==> flow/design.v <==
module ALU #(
    parameter DATA_W = 32
)
(
    input                       i_clk,    
    input                       i_rst_n,  
    input                       i_valid,  
    input [DATA_W - 1 : 0]      i_A,      
    input [DATA_W - 1 : 0]      i_B,      
    input [         2 : 0]      i_inst,   
    output [2*DATA_W - 1 : 0]   o_data,   
    output                      o_done    
);
    parameter S_IDLE           = 2'd0;
    parameter S_ONE_CYCLE_OP   = 2'd1;
    parameter S_MULTI_CYCLE_OP = 2'd2;
    reg  [         1: 0] state, state_nxt;  
    reg  [  DATA_W-1: 0] operand_a, operand_a_nxt;
    reg  [  DATA_W-1: 0] operand_b, operand_b_nxt;
    reg  [         2: 0] inst, inst_nxt;
    wire [  DATA_W-1: 0] add_buf, sub_buf;
    reg  [  2*DATA_W: 0] shift_reg, shift_reg_nxt;
    reg                  done, done_nxt;
    reg  [         4: 0] counter;
    assign add_buf = operand_a + operand_b;
    assign sub_buf = operand_a - operand_b;
    assign o_data = shift_reg[ 2*DATA_W-1: 0];
    assign o_done = done;
    always @(*) begin
        if (i_valid) begin
            operand_a_nxt = i_A;
            operand_b_nxt = i_B;
            inst_nxt      = i_inst;
        end
        else begin
            operand_a_nxt = operand_a;
            operand_b_nxt = operand_b;
            inst_nxt      = inst;
        end
    end
    always @(*) begin
        case(state)
            S_IDLE           :  begin
                if (i_valid) state_nxt = (i_inst >= 6 ) ? S_MULTI_CYCLE_OP : S_ONE_CYCLE_OP;
                else state_nxt = state;
            end
            S_ONE_CYCLE_OP   :  state_nxt = S_IDLE;
            S_MULTI_CYCLE_OP :  state_nxt = (counter == 31) ? S_IDLE : state;           
            default : state_nxt = state;
        endcase
    end
    always @(posedge i_clk) begin 
        counter <= (state == S_MULTI_CYCLE_OP) ? counter + 5'd1 : 5'd0;
    end
    always @(*) begin
        shift_reg_nxt = shift_reg;
        case (state)
            S_IDLE          : begin
                shift_reg_nxt = 65'b0;
                done_nxt = 1'b0;
            end
            S_ONE_CYCLE_OP  : begin
                case (inst)
                    3'd0    : begin
                        if ((operand_a[DATA_W-1] == 1) && (operand_b[DATA_W-1] == 1) && (add_buf[DATA_W-1] == 0))
                            shift_reg_nxt[31:0] = {1'b1, 31'b0};
                        else if ((operand_a[DATA_W-1] == 0) && (operand_b[DATA_W-1] == 0) && (add_buf[DATA_W-1] == 1))
                            shift_reg_nxt[31:0] = {1'b0, {31{1'b1}}};
                        else
                            shift_reg_nxt[31:0] = add_buf;
                    end
                    3'd1    : begin
                        if ((operand_a[DATA_W-1] == 1) && (operand_b[DATA_W-1] == 0) && (sub_buf[DATA_W-1] == 0))
                            shift_reg_nxt[31:0] = {1'b1, 31'b0};
                        else if ((operand_a[DATA_W-1] == 0) && (operand_b[DATA_W-1] == 1) && (sub_buf[DATA_W-1] == 1))
                            shift_reg_nxt[31:0] = {1'b0, {31{1'b1}}};
                        else
                            shift_reg_nxt[31:0] = sub_buf;
                    end
                    3'd2    : shift_reg_nxt[31:0] = operand_a & operand_b;
                    3'd3    : shift_reg_nxt[31:0] = operand_a | operand_b;
                    3'd4    : shift_reg_nxt[31:0] = ($signed(operand_a) < $signed(operand_b)) ? 32'd1 : 32'd0;
                    3'd5    : shift_reg_nxt[31:0] = $signed(operand_a) >>> $signed(operand_b);
                    default : shift_reg_nxt[31:0] = shift_reg[31:0];
                endcase
                shift_reg_nxt[64:32] = 33'b0;
                done_nxt = 1'b1;
            end
            S_MULTI_CYCLE_OP: begin
                case (inst)
                    3'd6    : begin
                        if (counter == 0)
                            shift_reg_nxt[31:0] = operand_a;
                        else
                            shift_reg_nxt[31:0] = shift_reg[31:0];
                        if(shift_reg_nxt[0] == 1)
                            shift_reg_nxt[64:32] = shift_reg[63:32] + operand_b;
                        else
                            shift_reg_nxt[64:32] = shift_reg[63:32];
                        shift_reg_nxt = shift_reg_nxt >> 1;
                        if (counter == 31) 
                            done_nxt = 1'b1;
                        else 
                            done_nxt = 1'b0;
                    end
                    3'd7    :begin
                        if (counter == 0) begin
                            if ((operand_b == 1) && (operand_a[31] == 1)) begin
                                shift_reg_nxt[31:1] = operand_a[30:0];
                                shift_reg_nxt[32] = 0;
                                shift_reg_nxt[0] = 1;
                            end
                            else begin
                                shift_reg_nxt[32:1] = operand_a;
                                shift_reg_nxt[0] = 0;
                            end
                            shift_reg_nxt[63:33] = shift_reg[63:33];
                        end
                        else begin
                            if (shift_reg[63:32] >= operand_b) begin
                                shift_reg_nxt[63:32] = shift_reg[63:32] - operand_b;
                                shift_reg_nxt[0] = 1;
                            end
                            else begin
                                shift_reg_nxt[63:32] = shift_reg[63:32];
                                shift_reg_nxt[0] = 0;
                            end
                            shift_reg_nxt[31:1] = shift_reg[31:1];
                        end
                        if (counter == 31) 
                            done_nxt = 1'b1;
                        else begin
                            shift_reg_nxt = shift_reg_nxt << 1;
                            done_nxt = 1'b0;
                        end
                    end
                    default :begin
                        shift_reg_nxt = shift_reg;
                        done_nxt = done;
                    end
                endcase
            end
            default : begin
                shift_reg_nxt = shift_reg;
                done_nxt = 1'b0;
            end
        endcase
    end
    always @(posedge i_clk or negedge i_rst_n) begin
        if(!i_rst_n) begin 
            done <= 0;
        end
        else begin
            done <= done_nxt;
        end
    end
    always @(posedge i_clk or negedge i_rst_n) begin
        if (!i_rst_n) begin
            state       <= S_IDLE;
            operand_a   <= 0;
            operand_b   <= 0;
            inst        <= 0;
            shift_reg   <= 0;
        end
        else begin
            state       <= state_nxt;
            operand_a   <= operand_a_nxt;
            operand_b   <= operand_b_nxt;
            inst        <= inst_nxt;
            shift_reg   <= shift_reg_nxt;
        end
    end
endmodule
Tool chain data of ALU
What the tools print for ALU, step after step.
Lines are those of the file above, counted from 1.
Operators carry their Yosys type and port widths (W data, S select, Z words).
{"block": "design", "top_module": "ALU", "clock_port": "i_clk", "library": "sky130hd", "corner": "tt_025C_1v80"}

Word-level counts
Yosys after proc, flatten, opt, wreduce and memory -nomap, before mapping. Memory bits, and registers merged into a memory's read port (data or address), are not among the register bits. Print and check cells are not counted. Equal cells are merged and count once.
{"block": "classes", "cmp": 3, "shifts": 1, "n_div": 0, "bitwise": 6, "n_mux": 29, "reduce_logical": 19, "eq_ne": 15, "multipliers": 0, "addsub": 5}
{"block": "op_table", "op": "$mux W32", "n": 8}
{"block": "op_table", "op": "$pmux W32 S6", "n": 1}
{"block": "op_table", "op": "$pmux W64 S2", "n": 1}
{"block": "op_table", "op": "$pmux W32 S3", "n": 1}
{"block": "op_table", "op": "$sub A32 B32 Y32", "n": 2}
{"block": "op_table", "op": "$pmux W32 S2", "n": 1}
{"block": "op_table", "op": "$mux W64", "n": 1}
{"block": "op_table", "op": "$mux W31", "n": 2}
{"block": "op_table", "op": "$add A32 B32 Y33", "n": 1}
{"block": "op_table", "op": "$mux W33", "n": 1}
{"block": "op_table", "op": "$eq A32 B1 Y1 const B", "n": 1}
{"block": "op_table", "op": "$add A32 B32 Y32", "n": 1}
{"block": "op_table", "op": "$ge A32 B32 Y1", "n": 1}
{"block": "op_table", "op": "$lt A32 B32 Y1", "n": 1}
{"block": "op_table", "op": "$and A32 B32 Y32", "n": 1}
{"block": "op_table", "op": "$or A32 B32 Y32", "n": 1}
{"block": "op_table", "op": "$sshr A32 B32 Y32", "n": 1}
{"block": "op_table", "op": "$eq A3 B3 Y1 const B", "n": 4}
{"block": "op_table", "op": "$logic_and A1 B1 Y1", "n": 9}
{"block": "op_table", "op": "$mux W1", "n": 8}
{"block": "op_table", "op": "$ne A7 B7 Y1 const B", "n": 1}
{"block": "op_table", "op": "$eq A3 B2 Y1 const B", "n": 2}
{"block": "op_table", "op": "$reduce_and A3 Y1", "n": 2}
{"block": "op_table", "op": "$pmux W2 S3", "n": 1}
{"block": "op_table", "op": "$mux W2", "n": 3}
{"block": "op_table", "op": "$add A5 B1 Y5 const B", "n": 1}
{"block": "op_table", "op": "$eq A5 B5 Y1 const B", "n": 1}
{"block": "op_table", "op": "$logic_not A5 Y1", "n": 1}
Other operator kinds: 14; their cells: 19.
{"block": "bits", "out_inout_bits": 65, "n_memories": 0, "clocked_rd_ports_x_width": 0, "inputBits": 70, "latch_bits": 0, "ram_bits": 0, "rom_bits": 0, "regBits": 139, "word_cells": 86}

Longest topological paths
Yosys ltp: most cells in a row. Word level: on the elaborated netlist, between registers, memories and ports. Mapped: between sequential cells and ports; inverters and the memories' decode and read muxes count.
{"block": "depth", "depth_word": 7, "abc_area": 1, "depth_mapped": 24}

Synthesis result
Yosys stat after the flow's synthesis: flattened, memories mapped to cells. It holds for the ABC_AREA given above (unset counts as 0); a run with the other value may have another netlist.
{"block": "types", "type": "sky130_fd_sc_hd__dfrtp_1", "n": 134}
{"block": "types", "type": "sky130_fd_sc_hd__nand2_1", "n": 710}
{"block": "types", "type": "sky130_fd_sc_hd__ha_1", "n": 165}
{"block": "types", "type": "sky130_fd_sc_hd__nand3_1", "n": 388}
{"block": "types", "type": "sky130_fd_sc_hd__o21ai_0", "n": 271}
{"block": "types", "type": "sky130_fd_sc_hd__a21oi_1", "n": 232}
{"block": "types", "type": "sky130_fd_sc_hd__inv_1", "n": 287}
{"block": "types", "type": "sky130_fd_sc_hd__nor2_1", "n": 286}
{"block": "types", "type": "sky130_fd_sc_hd__xor2_1", "n": 78}
{"block": "types", "type": "sky130_fd_sc_hd__or2_2", "n": 66}
{"block": "types", "type": "sky130_fd_sc_hd__clkbuf_1", "n": 79}
{"block": "types", "type": "sky130_fd_sc_hd__o211ai_1", "n": 38}
{"block": "types", "type": "sky130_fd_sc_hd__buf_2", "n": 51}
{"block": "types", "type": "sky130_fd_sc_hd__a31oi_1", "n": 40}
{"block": "types", "type": "sky130_fd_sc_hd__o21bai_1", "n": 30}
{"block": "types", "type": "sky130_fd_sc_hd__nand3_2", "n": 18}
{"block": "types", "type": "sky130_fd_sc_hd__nor3_1", "n": 31}
{"block": "types", "type": "sky130_fd_sc_hd__o21ai_1", "n": 31}
Other cell types: 50; their cells: 239.
{"block": "mapped", "ff_cells": 140, "cell_count": 3174, "synth_area_um2": 19581.3, "sequential_area_um2": 3479.6, "n_buf": 178}

Path before layout
OpenSTA on the mapped netlist: ideal clock, no wires. The path of least setup slack (recovery checks aside). Input and output delay are each 20% of the period. Register names are those of the netlist, which keeps one name where synthesis merged equal registers.
{"block": "synth_path", "path_kind": "register -> register", "start": "reg operand_b[2]", "end": "reg shift_reg[11]", "arrival_ns": 3.012, "slack_ns": 3.866, "path_delay_ns": 3.135, "tclk_ns": 7.0, "t_required_ns": 6.877, "stages": 21, "synth_period_reached_ns": 3.134}
"path_delay_ns" is the arrival time less input delay plus setup time.
"stages": output pins that drive a net of the path, with the launching flip-flop's if there is one; two outputs of one cell count as two.
"synth_period_reached_ns" = period - worst setup slack (recovery checks aside). The figure is calculated, with input and output delays left at 20% of the set period.
Between the ends stands the longest chain of elaborated cells between them, by number of cells; it is not shown to be the way that was timed. Of several equally long chains one is given.
A line is the first line of the expression or statement that the cell stems from. Yosys adds cells for indexed reads and writes and turns some case tables into memories.
{"block": "synth_between", "path_cell_list": "sky130_fd_sc_hd__dfrtp_1 -> sky130_fd_sc_hd__clkbuf_1 -> sky130_fd_sc_hd__clkinv_1 -> sky130_fd_sc_hd__clkbuf_1 -> sky130_fd_sc_hd__ha_1 -> sky130_fd_sc_hd__nand3_1 -> sky130_fd_sc_hd__nand3_2 -> sky130_fd_sc_hd__nand2_1 -> sky130_fd_sc_hd__nand2_2 -> sky130_fd_sc_hd__a21o_4 -> sky130_fd_sc_hd__nand2_2 -> sky130_fd_sc_hd__nand2_2 -> sky130_fd_sc_hd__nand3_2 -> sky130_fd_sc_hd__nand3_1 -> sky130_fd_sc_hd__nand2_2 -> sky130_fd_sc_hd__nand2_4 -> sky130_fd_sc_hd__o21ai_4 -> sky130_fd_sc_hd__inv_4 -> sky130_fd_sc_hd__buf_12 -> sky130_fd_sc_hd__nand3_2 -> sky130_fd_sc_hd__a21oi_2", "elab_chain_len": 6, "cone_cells": 15, "classes_between": "add/sub (2); shift (1); mux (6); logic (2); reduce/logical (4)"}
{"block": "synth_rtl", "item": "start: declaration", "line_no": 19, "rtl": "reg  [  DATA_W-1: 0] operand_b, operand_b_nxt;"}
{"block": "synth_rtl", "item": "start: assignment", "line_no": 161, "rtl": "operand_b   <= 0;"}
{"block": "synth_rtl", "item": "start: assignment", "line_no": 168, "rtl": "operand_b   <= operand_b_nxt;"}
{"block": "synth_rtl", "item": "$sub A32 B32 Y32", "line_no": 26, "rtl": "assign sub_buf = operand_a - operand_b;"}
{"block": "synth_rtl", "item": "$logic_and A1 B1 Y1", "line_no": 75, "rtl": "else if ((operand_a[DATA_W-1] == 0) && (operand_b[DATA_W-1] == 1) && (sub_buf[DATA_W-1] == 1))"}
{"block": "synth_rtl", "item": "$mux W32", "line_no": 75}
{"block": "synth_rtl", "item": "$mux W32", "line_no": 73, "rtl": "if ((operand_a[DATA_W-1] == 1) && (operand_b[DATA_W-1] == 0) && (sub_buf[DATA_W-1] == 0))"}
{"block": "synth_rtl", "item": "$pmux W32 S6", "line_no": 63, "rtl": "case (inst)"}
{"block": "synth_rtl", "item": "$pmux W32 S3", "line_no": 57, "rtl": "case (state)"}
{"block": "synth_rtl", "item": "end: assignment", "line_no": 163, "rtl": "shift_reg   <= 0;"}
{"block": "synth_rtl", "item": "end: assignment", "line_no": 170, "rtl": "shift_reg   <= shift_reg_nxt;"}
{"block": "synth_rtl", "item": "end: declaration", "line_no": 22, "rtl": "reg  [  2*DATA_W: 0] shift_reg, shift_reg_nxt;"}

Path in the finished layout
From the final timing report of record 1: the path of least setup slack in the routed layout; clock arrival at registers is part of the times.
{"block": "layout_path", "path_kind": "register -> register", "start": "reg operand_a[19]", "end": "reg shift_reg[26]", "tclk_ns": 3.37, "t_required_ns": 3.80, "slack_ns": -0.10, "stages": 16, "arrival_ns": 3.90}
{"block": "layout_between", "path_cell_list": "sky130_fd_sc_hd__dfrtp_2 -> sky130_fd_sc_hd__inv_1 -> sky130_fd_sc_hd__ha_1 -> sky130_fd_sc_hd__buf_2 -> sky130_fd_sc_hd__a21oi_1 -> sky130_fd_sc_hd__o21ai_0 -> sky130_fd_sc_hd__nor2_1 -> sky130_fd_sc_hd__nand3_1 -> sky130_fd_sc_hd__nand2_1 -> sky130_fd_sc_hd__nand2_1 -> sky130_fd_sc_hd__a21oi_1 -> sky130_fd_sc_hd__xor2_1 -> sky130_fd_sc_hd__nor2_1 -> sky130_fd_sc_hd__nor2_1 -> sky130_fd_sc_hd__nand2_2 -> sky130_fd_sc_hd__a21boi_1"}
{"block": "layout_rtl", "item": "start: declaration", "line_no": 18, "rtl": "reg  [  DATA_W-1: 0] operand_a, operand_a_nxt;"}
{"block": "layout_rtl", "item": "start: assignment", "line_no": 160, "rtl": "operand_a   <= 0;"}
{"block": "layout_rtl", "item": "start: assignment", "line_no": 167, "rtl": "operand_a   <= operand_a_nxt;"}
{"block": "layout_rtl", "item": "end: assignment", "line_no": 163, "rtl": "shift_reg   <= 0;"}
{"block": "layout_rtl", "item": "end: assignment", "line_no": 170, "rtl": "shift_reg   <= shift_reg_nxt;"}
{"block": "layout_rtl", "item": "end: declaration", "line_no": 22, "rtl": "reg  [  2*DATA_W: 0] shift_reg, shift_reg_nxt;"}
Chain of elaborated cells between the ends: none given.

Wiki page: ALU / flow data

Measured data: module ALU, platform sky130hd, 5 stored runs of the flow under differing settings, order arbitrary. Input and output delays are each 20% of the period that was set; the output load is 0.01 pF.
"period_less_ws_ns" is the run's clock period less its worst setup slack. It is reckoned from that one timing run; input and output delays stay at 20% of the period that was set.
"worst_path_time_ns" means the part of the period allowed to the worst setup path (the constraints hold back 20% at inputs and 20% at outputs) less its slack; where the path has registers, the arrival times of their clocks count too.
"totalPower_w" rests on the timing tool's default activity at the inputs, not on a simulated workload.

{"run": "record 1", "settings": { "ABC_AREA": 1, "CORE_UTILIZATION": 51, "CTS_CLUSTER_DIAMETER": 107, "CTS_CLUSTER_SIZE": 76, "GPL_TIMING_DRIVEN": 0, "HOLD_SLACK_MARGIN": 0.12, "MAX_ROUTING_LAYER": "met5", "period_ns": 3.37, "CAP_MARGIN": 20, "CORE_MARGIN": 2, "SLEW_MARGIN": 20 }, "results": { "layout_stdcell_area_um2": 23314.9, "period_less_ws_ns": 3.473, "worst_path_time_ns": 3.47, "worstPathKind": "register -> register", "util_frac": 0.618, "setup_worst_slack_ns": -0.103, "tns_ns": -0.127, "totalPower_w": 0.01465, "design_die_area_um2": 39978.0, "synthesis_area_um2": 19581.3 }}
{"run": "record 2", "settings": { "ABC_AREA": 1, "CAP_MARGIN": 15, "CELL_PAD_IN_SITES_DETAIL_PLACEMENT": 1, "CORE_ASPECT_RATIO": 0.65, "CORE_MARGIN": 3, "CORE_UTILIZATION": 59, "CTS_CLUSTER_DIAMETER": 222, "CTS_CLUSTER_SIZE": 14, "GPL_ROUTABILITY_DRIVEN": 0, "GPL_TIMING_DRIVEN": 0, "MAX_ROUTING_LAYER": "met4", "PLACE_DENSITY_LB_ADDON": 0.02, "SETUP_SLACK_MARGIN": -0.25, "SLEW_MARGIN": 35, "period_ns": 3.77 }, "outcome": "incomplete, placement halted on DPL-0033"}
{"run": "record 3", "settings": { "ABC_AREA": 0, "CAP_MARGIN": 15, "CELL_PAD_IN_SITES_DETAIL_PLACEMENT": 1, "CORE_ASPECT_RATIO": 0.53, "CORE_MARGIN": 6, "CORE_UTILIZATION": 59, "CTS_CLUSTER_DIAMETER": 222, "CTS_CLUSTER_SIZE": 22, "GPL_ROUTABILITY_DRIVEN": 1, "GPL_TIMING_DRIVEN": 1, "MAX_ROUTING_LAYER": "met4", "PLACE_DENSITY_LB_ADDON": 0.02, "SETUP_SLACK_MARGIN": -0.25, "SLEW_MARGIN": 35, "period_ns": 3.77 }, "outcome": "incomplete, clock tree synthesis halted on DPL-0033"}
{"run": "record 4", "settings": { "CTS_CLUSTER_DIAMETER": 41, "GPL_TIMING_DRIVEN": 0, "period_ns": 7.0, "CAP_MARGIN": 20, "CORE_MARGIN": 2, "CORE_UTILIZATION": 40, "SLEW_MARGIN": 20 }, "results": { "synthesis_area_um2": 18427.7, "setup_worst_slack_ns": 1.338, "util_frac": 0.466, "design_die_area_um2": 47801.3, "period_less_ws_ns": 5.662, "worst_path_time_ns": 5.66, "worstPathKind": "register -> register", "layout_stdcell_area_um2": 21164.0, "tns_ns": 0.000, "totalPower_w": 0.00693 }}
{"run": "record 5", "settings": { "CAP_MARGIN": 25, "CELL_PAD_IN_SITES_DETAIL_PLACEMENT": 2, "CORE_ASPECT_RATIO": 1.05, "CORE_UTILIZATION": 49, "GPL_TIMING_DRIVEN": 1, "MAX_ROUTING_LAYER": "met4", "PLACE_DENSITY": 0.54, "SLEW_MARGIN": 10, "TNS_END_PERCENT": 25, "period_ns": 8.7, "CORE_MARGIN": 2 }, "outcome": "incomplete, placement halted on DPL-0033"}
